==> flow/design.v <==
module  fir(
	input clk,
	input rst_n,			
	input enable,
	input [2:0] tap,		 
	input [15:0] data_in,		
	output [17:0] data_out,		
	output complete
);
localparam
a0 = 16'd1,	 
a1 = 16'd2,
a2 = 16'd2,
a3 = 16'd3,
a4 = 16'd3,
a5 = 16'd3;
reg [15:0] data_reg_0;	 
reg [15:0] data_reg_1;
reg [15:0] data_reg_2;
reg [15:0] data_reg_3;
reg [15:0] data_reg_4;
reg [15:0] data_reg_5;
reg [15:0] multiplication_0;	 
reg [15:0] multiplication_1;
reg [15:0] multiplication_2;
reg [15:0] multiplication_3;
reg [15:0] multiplication_4;
reg [15:0] multiplication_5;
reg [16:0] sum_1;	 
reg [16:0] sum_2;
reg [16:0] sum_3;
reg [17:0] result;  
reg mul_stage, add_stage1, add_stage2, output_stage;	 
always @ (posedge clk or negedge rst_n)
    begin
        if(!rst_n)
        	begin
        		mul_stage <= 1'b0;
        		add_stage1 <= 1'b0;
        		add_stage2 <= 1'b0;
				output_stage <= 1'b0;
        	end
        else
        	begin
        			mul_stage <= enable;
        			add_stage1 <= mul_stage;
        			add_stage2 <= add_stage1;
        			output_stage <= add_stage2;
        	end
    end
always @ (posedge clk or negedge rst_n)
    begin
        if(!rst_n)
        	begin
        		data_reg_0 <= 0;
        		data_reg_1 <= 0;
        		data_reg_2 <= 0;
        		data_reg_3 <= 0;
			data_reg_4 <= 0;
        		data_reg_5 <= 0;
        	end
        else
        	begin
				case (tap)
					3'd2:
					begin
						if (enable) 
							begin
								data_reg_0 <= data_in;
								data_reg_1 <= data_reg_0;
							end
						else 
							begin
								data_reg_0 <= data_reg_0;
								data_reg_1 <= data_reg_1;
							end
					end
					3'd3:
					begin
						if (enable) 
							begin
								data_reg_0 <= data_in;
								data_reg_1 <= data_reg_0;
								data_reg_2 <= data_reg_1;
							end
						else 
							begin
								data_reg_0 <= data_reg_0;
								data_reg_1 <= data_reg_1;
								data_reg_2 <= data_reg_2;
							end
					end
					3'd4:
					begin
						if (enable) 
							begin
								data_reg_0 <= data_in;
								data_reg_1 <= data_reg_0;
								data_reg_2 <= data_reg_1;
								data_reg_3 <= data_reg_2;
							end
						else 
							begin
								data_reg_0 <= data_reg_0;
								data_reg_1 <= data_reg_1;
								data_reg_2 <= data_reg_2;
								data_reg_3 <= data_reg_3;
							end
					end
					3'd5:
					begin
						if (enable) 
							begin
								data_reg_0 <= data_in;
								data_reg_1 <= data_reg_0;
								data_reg_2 <= data_reg_1;
								data_reg_3 <= data_reg_2;
								data_reg_4 <= data_reg_3;
							end
						else 
							begin
								data_reg_0 <= data_reg_0;
								data_reg_1 <= data_reg_1;
								data_reg_2 <= data_reg_2;
								data_reg_3 <= data_reg_3;
								data_reg_4 <= data_reg_4;
							end
					end
					3'd6:
					begin
						if (enable) 
							begin
								data_reg_0 <= data_in;
								data_reg_1 <= data_reg_0;
								data_reg_2 <= data_reg_1;
								data_reg_3 <= data_reg_2;
								data_reg_4 <= data_reg_3;
								data_reg_5 <= data_reg_4;
							end
						else 
							begin
								data_reg_0 <= data_reg_0;
								data_reg_1 <= data_reg_1;
								data_reg_2 <= data_reg_2;
								data_reg_3 <= data_reg_3;
								data_reg_4 <= data_reg_4;
								data_reg_5 <= data_reg_5;
							end
					end
				endcase
        	end
    end
always @ (posedge clk or negedge rst_n)
    begin
        if(!rst_n)
        	begin
        		multiplication_0 <= 0;
        		multiplication_1 <= 0;
        		multiplication_2 <= 0;
        		multiplication_3 <= 0;
			multiplication_4 <= 0;
        		multiplication_5 <= 0;
        	end
        else
        	begin
				case (tap)
					3'd2:
					begin
						if(mul_stage)
							begin
								multiplication_0 <= a0 * data_reg_0;
								multiplication_1 <= a1 * data_reg_1;
							end
						else 
							begin
								multiplication_0 <= multiplication_0;
								multiplication_1 <= multiplication_1;
							end
					end
					3'd3:
					begin
						if(mul_stage)
							begin
								multiplication_0 <= a0 * data_reg_0;
								multiplication_1 <= a1 * data_reg_1;
								multiplication_2 <= a2 * data_reg_2;
							end
						else 
							begin
								multiplication_0 <= multiplication_0;
								multiplication_1 <= multiplication_1;
								multiplication_2 <= multiplication_2;
							end
					end
					3'd4:
					begin
						if(mul_stage)
							begin
								multiplication_0 <= a0 * data_reg_0;
								multiplication_1 <= a1 * data_reg_1;
								multiplication_2 <= a2 * data_reg_2;
								multiplication_3 <= a3 * data_reg_3;
							end
						else 
							begin
								multiplication_0 <= multiplication_0;
								multiplication_1 <= multiplication_1;
								multiplication_2 <= multiplication_2;
								multiplication_3 <= multiplication_3;
							end
					end
					3'd5:
					begin
						if(mul_stage)
							begin
								multiplication_0 <= a0 * data_reg_0;
								multiplication_1 <= a1 * data_reg_1;
								multiplication_2 <= a2 * data_reg_2;
								multiplication_3 <= a3 * data_reg_3;
								multiplication_4 <= a4 * data_reg_4;
							end
						else 
							begin
								multiplication_0 <= multiplication_0;
								multiplication_1 <= multiplication_1;
								multiplication_2 <= multiplication_2;
								multiplication_3 <= multiplication_3;
								multiplication_4 <= multiplication_4;
							end
					end
					3'd6:
					begin
						if(mul_stage)
							begin
								multiplication_0 <= a0 * data_reg_0;
								multiplication_1 <= a1 * data_reg_1;
								multiplication_2 <= a2 * data_reg_2;
								multiplication_3 <= a3 * data_reg_3;
								multiplication_4 <= a4 * data_reg_4;
								multiplication_5 <= a5 * data_reg_5;
							end
						else 
							begin
								multiplication_0 <= multiplication_0;
								multiplication_1 <= multiplication_1;
								multiplication_2 <= multiplication_2;
								multiplication_3 <= multiplication_3;
								multiplication_4 <= multiplication_4;
								multiplication_5 <= multiplication_5;
							end
					end
				endcase
        	end
    end
always @ (posedge clk or negedge rst_n)
    begin
        if(!rst_n)
        	begin
        		sum_1 <= 0;
        		sum_2 <= 0;
			sum_3 <= 0;
        	end
        else
        	begin
				case (tap)
					3'd2:
					begin
						if (add_stage1) 
							begin
								sum_1 <= multiplication_0 + multiplication_1;
								sum_2 <= 0;
							end
						else 
							begin
								sum_1 <= sum_1;
								sum_2 <= sum_2;
							end
					end
					3'd3:
					begin
						if (add_stage1) 
							begin
								sum_1 <= multiplication_0 + multiplication_1;
								sum_2 <= multiplication_2; 
							end
						else 
							begin
								sum_1 <= sum_1;
								sum_2 <= sum_2;
							end
					end
					3'd4:
					begin
						if (add_stage1) 
							begin
								sum_1 <= multiplication_0 + multiplication_1;
								sum_2 <= multiplication_2 + multiplication_3; 
							end
						else 
							begin
								sum_1 <= sum_1;
								sum_2 <= sum_2;
							end
					end
					3'd5:
					begin
						if (add_stage1) 
							begin
								sum_1 <= multiplication_0 + multiplication_1;
								sum_2 <= multiplication_2 + multiplication_3; 
								sum_3 <= multiplication_4;
							end
						else 
							begin
								sum_1 <= sum_1;
								sum_2 <= sum_2;
								sum_3 <= sum_3;
							end
					end
					3'd6:
					begin
						if (add_stage1) 
							begin
								sum_1 <= multiplication_0 + multiplication_1;
								sum_2 <= multiplication_2 + multiplication_3; 
								sum_3 <= multiplication_4 + multiplication_5; 
							end
						else 
							begin
								sum_1 <= sum_1;
								sum_2 <= sum_2;
								sum_3 <= sum_3;
							end
					end
				endcase
        	end
    end
always @ (posedge clk or negedge rst_n)
      begin
          if(!rst_n)
          	begin
          		result <= 0;
          	end
          else
          	begin
				case (tap)
					3'd2:
					begin
						if (add_stage2) 
							begin
								result <= sum_2 + sum_1;
							end
						else 
							begin
								result <= result;
							end
					end
					3'd3:
					begin
						if (add_stage2) 
							begin
								result <= sum_2 + sum_1;
							end
						else 
							begin
								result <= result;
							end
					end
					3'd4:
					begin
						if (add_stage2) 
							begin
								result <= sum_2 + sum_1;
							end
						else 
							begin
								result <= result;
							end
					end
					3'd5:
					begin
						if (add_stage2) 
							begin
								result <= sum_2 + sum_1 + sum_3;
							end
						else 
							begin
								result <= result;
							end
					end
					3'd6:
					begin
						if (add_stage2) 
							begin
								result <= sum_2 + sum_1 + sum_3;
							end
						else 
							begin
								result <= result;
							end
					end
				endcase
          	end
      end
assign data_out = result;	 
assign complete = output_stage;
endmodule
Reports on fir
The steps from the RTL of fir to its reports follow in flow order. Line numbers count from 1 in the design file above. Operators: Yosys type, input widths -> output width; for muxes data width and select width s. Library cell names are shortened. The mark - stands for no value.

Design top: fir. Clock: clk. Library: sky130hd. Corner: tt_025C_1v80.

Elaborated design
Counts by Yosys on the flattened word-level netlist (proc, flatten, opt, wreduce; memories kept). Register bits leave out memories and registers merged into their read ports (data or address). Print and check cells are left out.

Register bits after elaboration: 265. The entry for input port bits reads 22. Output and inout bits: 19.

Under add/subtract/negate cells stands 5. The entry for multipliers reads 3. The figure for equal/unequal tests is 21. Mux-type cells: 32. The figure for reduce/logical cells is 23.

Operator list (number): $mux 16 (20); $mux 17 (7); $mul 2x16->16 const A (3); $add 16x16->17 (3); $pmux 17 s3 (1); $pmux 18 s2 (1); $mux 18 (2); $pmux 17 s2 (1); $ne 2x1->1 const B (12); $reduce_and 2->1 (11); $add 17x17->18 (1); $add 18x17->18 (1); $eq 3x3->1 const B (3); $ne 2x2->1 const B (4); $eq 3x2->1 const B (2); $reduce_and 3->1 (2); $reduce_or 3->1 (2); $reduce_bool 5->1 (1); $reduce_or 5->1 (1); $reduce_and 4->1 (1); $reduce_bool 4->1 (1); $reduce_or 4->1 (1); $reduce_bool 3->1 (1); $reduce_bool 2->1 (1); $reduce_or 2->1 (1).

Longest topological paths
Longest topological path by Yosys (ltp), each cell counted once; first at word level (registers and memories cut), then after technology mapping (sequential cells cut; the memories' decode and read muxes count).

Depth in word-level cells: 4. ABC_AREA: 0. For depth in mapped cells the number is 19.

Netlist
The flow's flattened synthesis, as Yosys stat reports it; memories are mapped. The netlist is that of the ABC_AREA named above (0 if unset); the other value can give another one. The area totals of this step are shown rounded.

For mapped cells the number is 1406. Mapped area: 14950 um^2. Mapped flip-flops: 263. Buffers: 45.

Cells by type: dfrtp_1 (number 263, area in all 6.58E+03 um^2); mux2_2 (number 149, area in all 1.68E+03 um^2); ha_1 (number 122, area in all 1.53E+03 um^2); o21ai_0 (number 119, area in all 595.571 um^2); nand2_1 (number 145, area in all 544.272 um^2); xor2_1 (number 54, area in all 472.954 um^2); xnor2_1 (number 47, area in all 411.645 um^2); a21oi_1 (number 79, area in all 395.379 um^2); nor2_1 (number 65, area in all 243.984 um^2); a21o_1 (number 31, area in all 232.723 um^2); fa_1 (number 8, area in all 160.154 um^2); inv_1 (number 39, area in all 146.39 um^2); o21ai_1 (number 27, area in all 135.13 um^2); clkbuf_1 (number 31, area in all 116.362 um^2); nor3_1 (number 23, area in all 115.11 um^2); o21a_1 (number 15, area in all 112.608 um^2); o21bai_1 (number 14, area in all 105.101 um^2); nand2b_1 (number 15, area in all 93.84 um^2).

Not listed: further types 50, cells in them 160.

Timing after synthesis
Path of least setup slack by OpenSTA after synthesis, without wires, with an ideal clock, recovery checks aside; 20% of the period is set as input and as output delay. Where synthesis merged equal registers, the netlist keeps one of their names.

Path kind: register to register. From: register sum_1[0]. To: register result[15]. Clock period: 4000 ps. The figure for library setup time is 132 ps. Under launch time at the first pin stands 0 ps. For arrival time the number is 3447 ps. The entry for data required time reads 3868 ps. The figure for slack is 421 ps. The figure for path delay is 3579 ps. Under stages stands 18. The entry for synthesis period reached reads 3579 ps.

"path delay" = arrival - input delay + setup time. "stages": output pins that drive a net of the path, with the launching flip-flop's if there is one; two outputs of one cell count as two. "synthesis period reached" is the clock period less the worst setup slack; recovery checks do not enter. This is arithmetic on one report: input and output delays are still those of the set period (20% each). The rows between start and end are the longest chain of elaborated cells between them; the timing report does not say that the signal goes this way. Where chains are equally long, one stands for them. A line is the first line of the expression or statement that the cell stems from. Yosys adds cells for indexed reads and writes and turns some case tables into memories. At most two assigning lines are given for a register; there are more.

Path through: dfrtp_1 > ha_1 > inv_1 > fa_1 > nor2b_2 > o31a_2 > o21ai_1 > a2111oi_0 > nor2_1 > ha_1 > and3_1 > a21oi_1 > o21ai_1 > o41ai_1 > o21bai_1 > xor2_1 > mux2i_1 > o21ai_1. Length of the longest elaborated chain: 4. The figure for elaborated cells between the ends (all ways) is 5.

Ends and longest elaborated chain, post-synthesis: start: declaration (line 29) `reg [16:0] sum_1;`; start: assignment (line 270) `sum_1 <= multiplication_0 + multiplication_1;`; start: assignment (line 275) `sum_1 <= sum_1;`; $add 17x17->18 (line 384) `result <= sum_2 + sum_1 + sum_3;`; $add 18x17->18 (line 384); $mux 18 (line 382) `if (add_stage2)`; $pmux 18 s2 (line 346) `case (tap)`; end: assignment (line 351) `result <= sum_2 + sum_1;`; end: assignment (line 355) `result <= result;`; end: declaration (line 32) `reg [17:0] result;`.

Timing after layout
Path of least setup slack in the final report of flow run 1 (OpenROAD, finished layout, wires in). Where an end is a register, its clock arrival counts in the times. The path's times are printed in steps of 10 ps; the period is the one set.

Path kind: register to register. From: register sum_1[0]. To: register result[13]. Clock period: 2610 ps. The figure for library setup time is 130 ps. Under launch time at the first pin stands 570 ps. For arrival time the number is 4110 ps. The entry for data required time reads 3060 ps. The figure for slack is -1050 ps. Under stages stands 21.

The rows between start and end are the longest chain of elaborated cells between them; the timing report does not say that the signal goes this way. Where chains are equally long, one stands for them. At most two assigning lines are given for a register; there are more.

Path through: dfrtp_1 > ha_4 > inv_2 > fa_2 > nor2b_2 > o31a_2 > o21ai_4 > buf_6 > a2111oi_4 > nor2_2 > ha_4 > and3_4 > a21oi_4 > buf_4 > o21ai_4 > o41ai_4 > buf_4 > o21bai_1 > xor2_1 > mux2i_1 > o21ai_1. Length of the longest elaborated chain: 4. The figure for elaborated cells between the ends (all ways) is 5.

Ends and longest elaborated chain, post-layout: start: declaration (line 29) `reg [16:0] sum_1;`; start: assignment (line 270) `sum_1 <= multiplication_0 + multiplication_1;`; start: assignment (line 275) `sum_1 <= sum_1;`; $add 17x17->18 (line 384) `result <= sum_2 + sum_1 + sum_3;`; $add 18x17->18 (line 384); $mux 18 (line 382) `if (add_stage2)`; $pmux 18 s2 (line 346) `case (tap)`; end: assignment (line 351) `result <= sum_2 + sum_1;`; end: assignment (line 355) `result <= result;`; end: declaration (line 32) `reg [17:0] result;`.

## Implementation results

Flow measurements of fir on sky130hd: 5 stored runs with different settings, listed in no order. Input and output delays are each 20% of the period that was set; the output load is 0.01 pF. "reached clock period": clock period set for the run, less the worst setup slack. It is reckoned from that one timing run; input and output delays stay at 20% of the period that was set. "worst setup path time" is the time allowed to the run's worst setup path (the clock period less input and output delay, where it has them) less its slack. Clock arrival times count: a late capture clock shortens it, a late launch clock lengthens it. "worst setup path time" is known to 10 ps. The results are shown rounded.

Flow run 1 has these settings: ABC_AREA 0; CAP_MARGIN 5; CELL_PAD_IN_SITES_DETAIL_PLACEMENT 1; CELL_PAD_IN_SITES_GLOBAL_PLACEMENT 3; CORE_UTILIZATION 42; CTS_CLUSTER_SIZE 69; GPL_ROUTABILITY_DRIVEN 0; GPL_TIMING_DRIVEN 0; HOLD_SLACK_MARGIN 0.14; MAX_ROUTING_LAYER met4; PLACE_DENSITY_LB_ADDON 0.18; SLEW_MARGIN 35; TNS_END_PERCENT 70; period_ns 2.61; CORE_MARGIN 2. The measured area of the synthesized netlist is 14950 um^2. For the total die area the run shows 37130 um^2. The measured standard-cell area of the final layout is 18290 um^2. The final design utilization stands at 51.8%. The worst setup slack after layout reads -1051 ps. The sum of negative setup slack reads -9652 ps. For the reached clock period the run shows 3661 ps. The worst setup path time comes to 3660 ps. Critical path type: register to register.

Flow run 2 has these settings: ABC_AREA 1; CELL_PAD_IN_SITES_GLOBAL_PLACEMENT 0; CORE_MARGIN 10; CORE_UTILIZATION 58; CTS_CLUSTER_SIZE 67; GPL_ROUTABILITY_DRIVEN 1; GPL_TIMING_DRIVEN 1; MAX_ROUTING_LAYER met5; period_ns 6.52; CAP_MARGIN 20; SLEW_MARGIN 20. The measured area of the synthesized netlist is 16630 um^2. For the total die area the run shows 35840 um^2. The measured standard-cell area of the final layout is 18240 um^2. The final design utilization stands at 65.1%. The worst setup slack after layout reads 3029 ps. The sum of negative setup slack reads 0 ps. For the reached clock period the run shows 3491 ps. The worst setup path time comes to 2190 ps. Critical path type: input to register.

Flow run 3 has these settings: ABC_AREA 0; CAP_MARGIN 5; CELL_PAD_IN_SITES_DETAIL_PLACEMENT 1; CELL_PAD_IN_SITES_GLOBAL_PLACEMENT 3; CORE_UTILIZATION 42; CTS_CLUSTER_DIAMETER 147; CTS_CLUSTER_SIZE 88; GPL_ROUTABILITY_DRIVEN 0; GPL_TIMING_DRIVEN 0; MAX_ROUTING_LAYER met4; PLACE_DENSITY_LB_ADDON 0.18; SLEW_MARGIN 35; TNS_END_PERCENT 70; period_ns 2.61; CORE_MARGIN 2. The measured area of the synthesized netlist is 14950 um^2. For the total die area the run shows 37130 um^2. The measured standard-cell area of the final layout is 17710 um^2. The final design utilization stands at 50.2%. The worst setup slack after layout reads -1008 ps. The sum of negative setup slack reads -9424 ps. For the reached clock period the run shows 3617 ps. The worst setup path time comes to 3620 ps. Critical path type: register to register.

Flow run 4 has these settings: ABC_AREA 0; CAP_MARGIN 25; CELL_PAD_IN_SITES_DETAIL_PLACEMENT 1; CELL_PAD_IN_SITES_GLOBAL_PLACEMENT 3; CORE_ASPECT_RATIO 1.9; CORE_UTILIZATION 34; CTS_CLUSTER_DIAMETER 283; CTS_CLUSTER_SIZE 71; GPL_ROUTABILITY_DRIVEN 0; HOLD_SLACK_MARGIN 0.13; MAX_ROUTING_LAYER met4; MIN_ROUTING_LAYER met2; SETUP_SLACK_MARGIN 0.35; SLEW_MARGIN 35; TNS_END_PERCENT 90; period_ns 4.0; CORE_MARGIN 2. The measured area of the synthesized netlist is 14950 um^2. For the total die area the run shows 45760 um^2. The measured standard-cell area of the final layout is 16640 um^2. The final design utilization stands at 38.0%. The worst setup slack after layout reads 343 ps. The sum of negative setup slack reads 0 ps. For the reached clock period the run shows 3657 ps. The worst setup path time comes to 3660 ps. Critical path type: register to register.

Flow run 5 has these settings: CORE_MARGIN 9; CORE_UTILIZATION 57; MAX_ROUTING_LAYER met4; SETUP_SLACK_MARGIN -0.19; period_ns 4.95; CAP_MARGIN 20; SLEW_MARGIN 20. The measured area of the synthesized netlist is 14950 um^2. For the total die area the run shows 32390 um^2. The measured standard-cell area of the final layout is 16730 um^2. The final design utilization stands at 65.7%. The worst setup slack after layout reads 746 ps. The sum of negative setup slack reads 0 ps. For the reached clock period the run shows 4204 ps. The worst setup path time comes to 4200 ps. Critical path type: register to register.
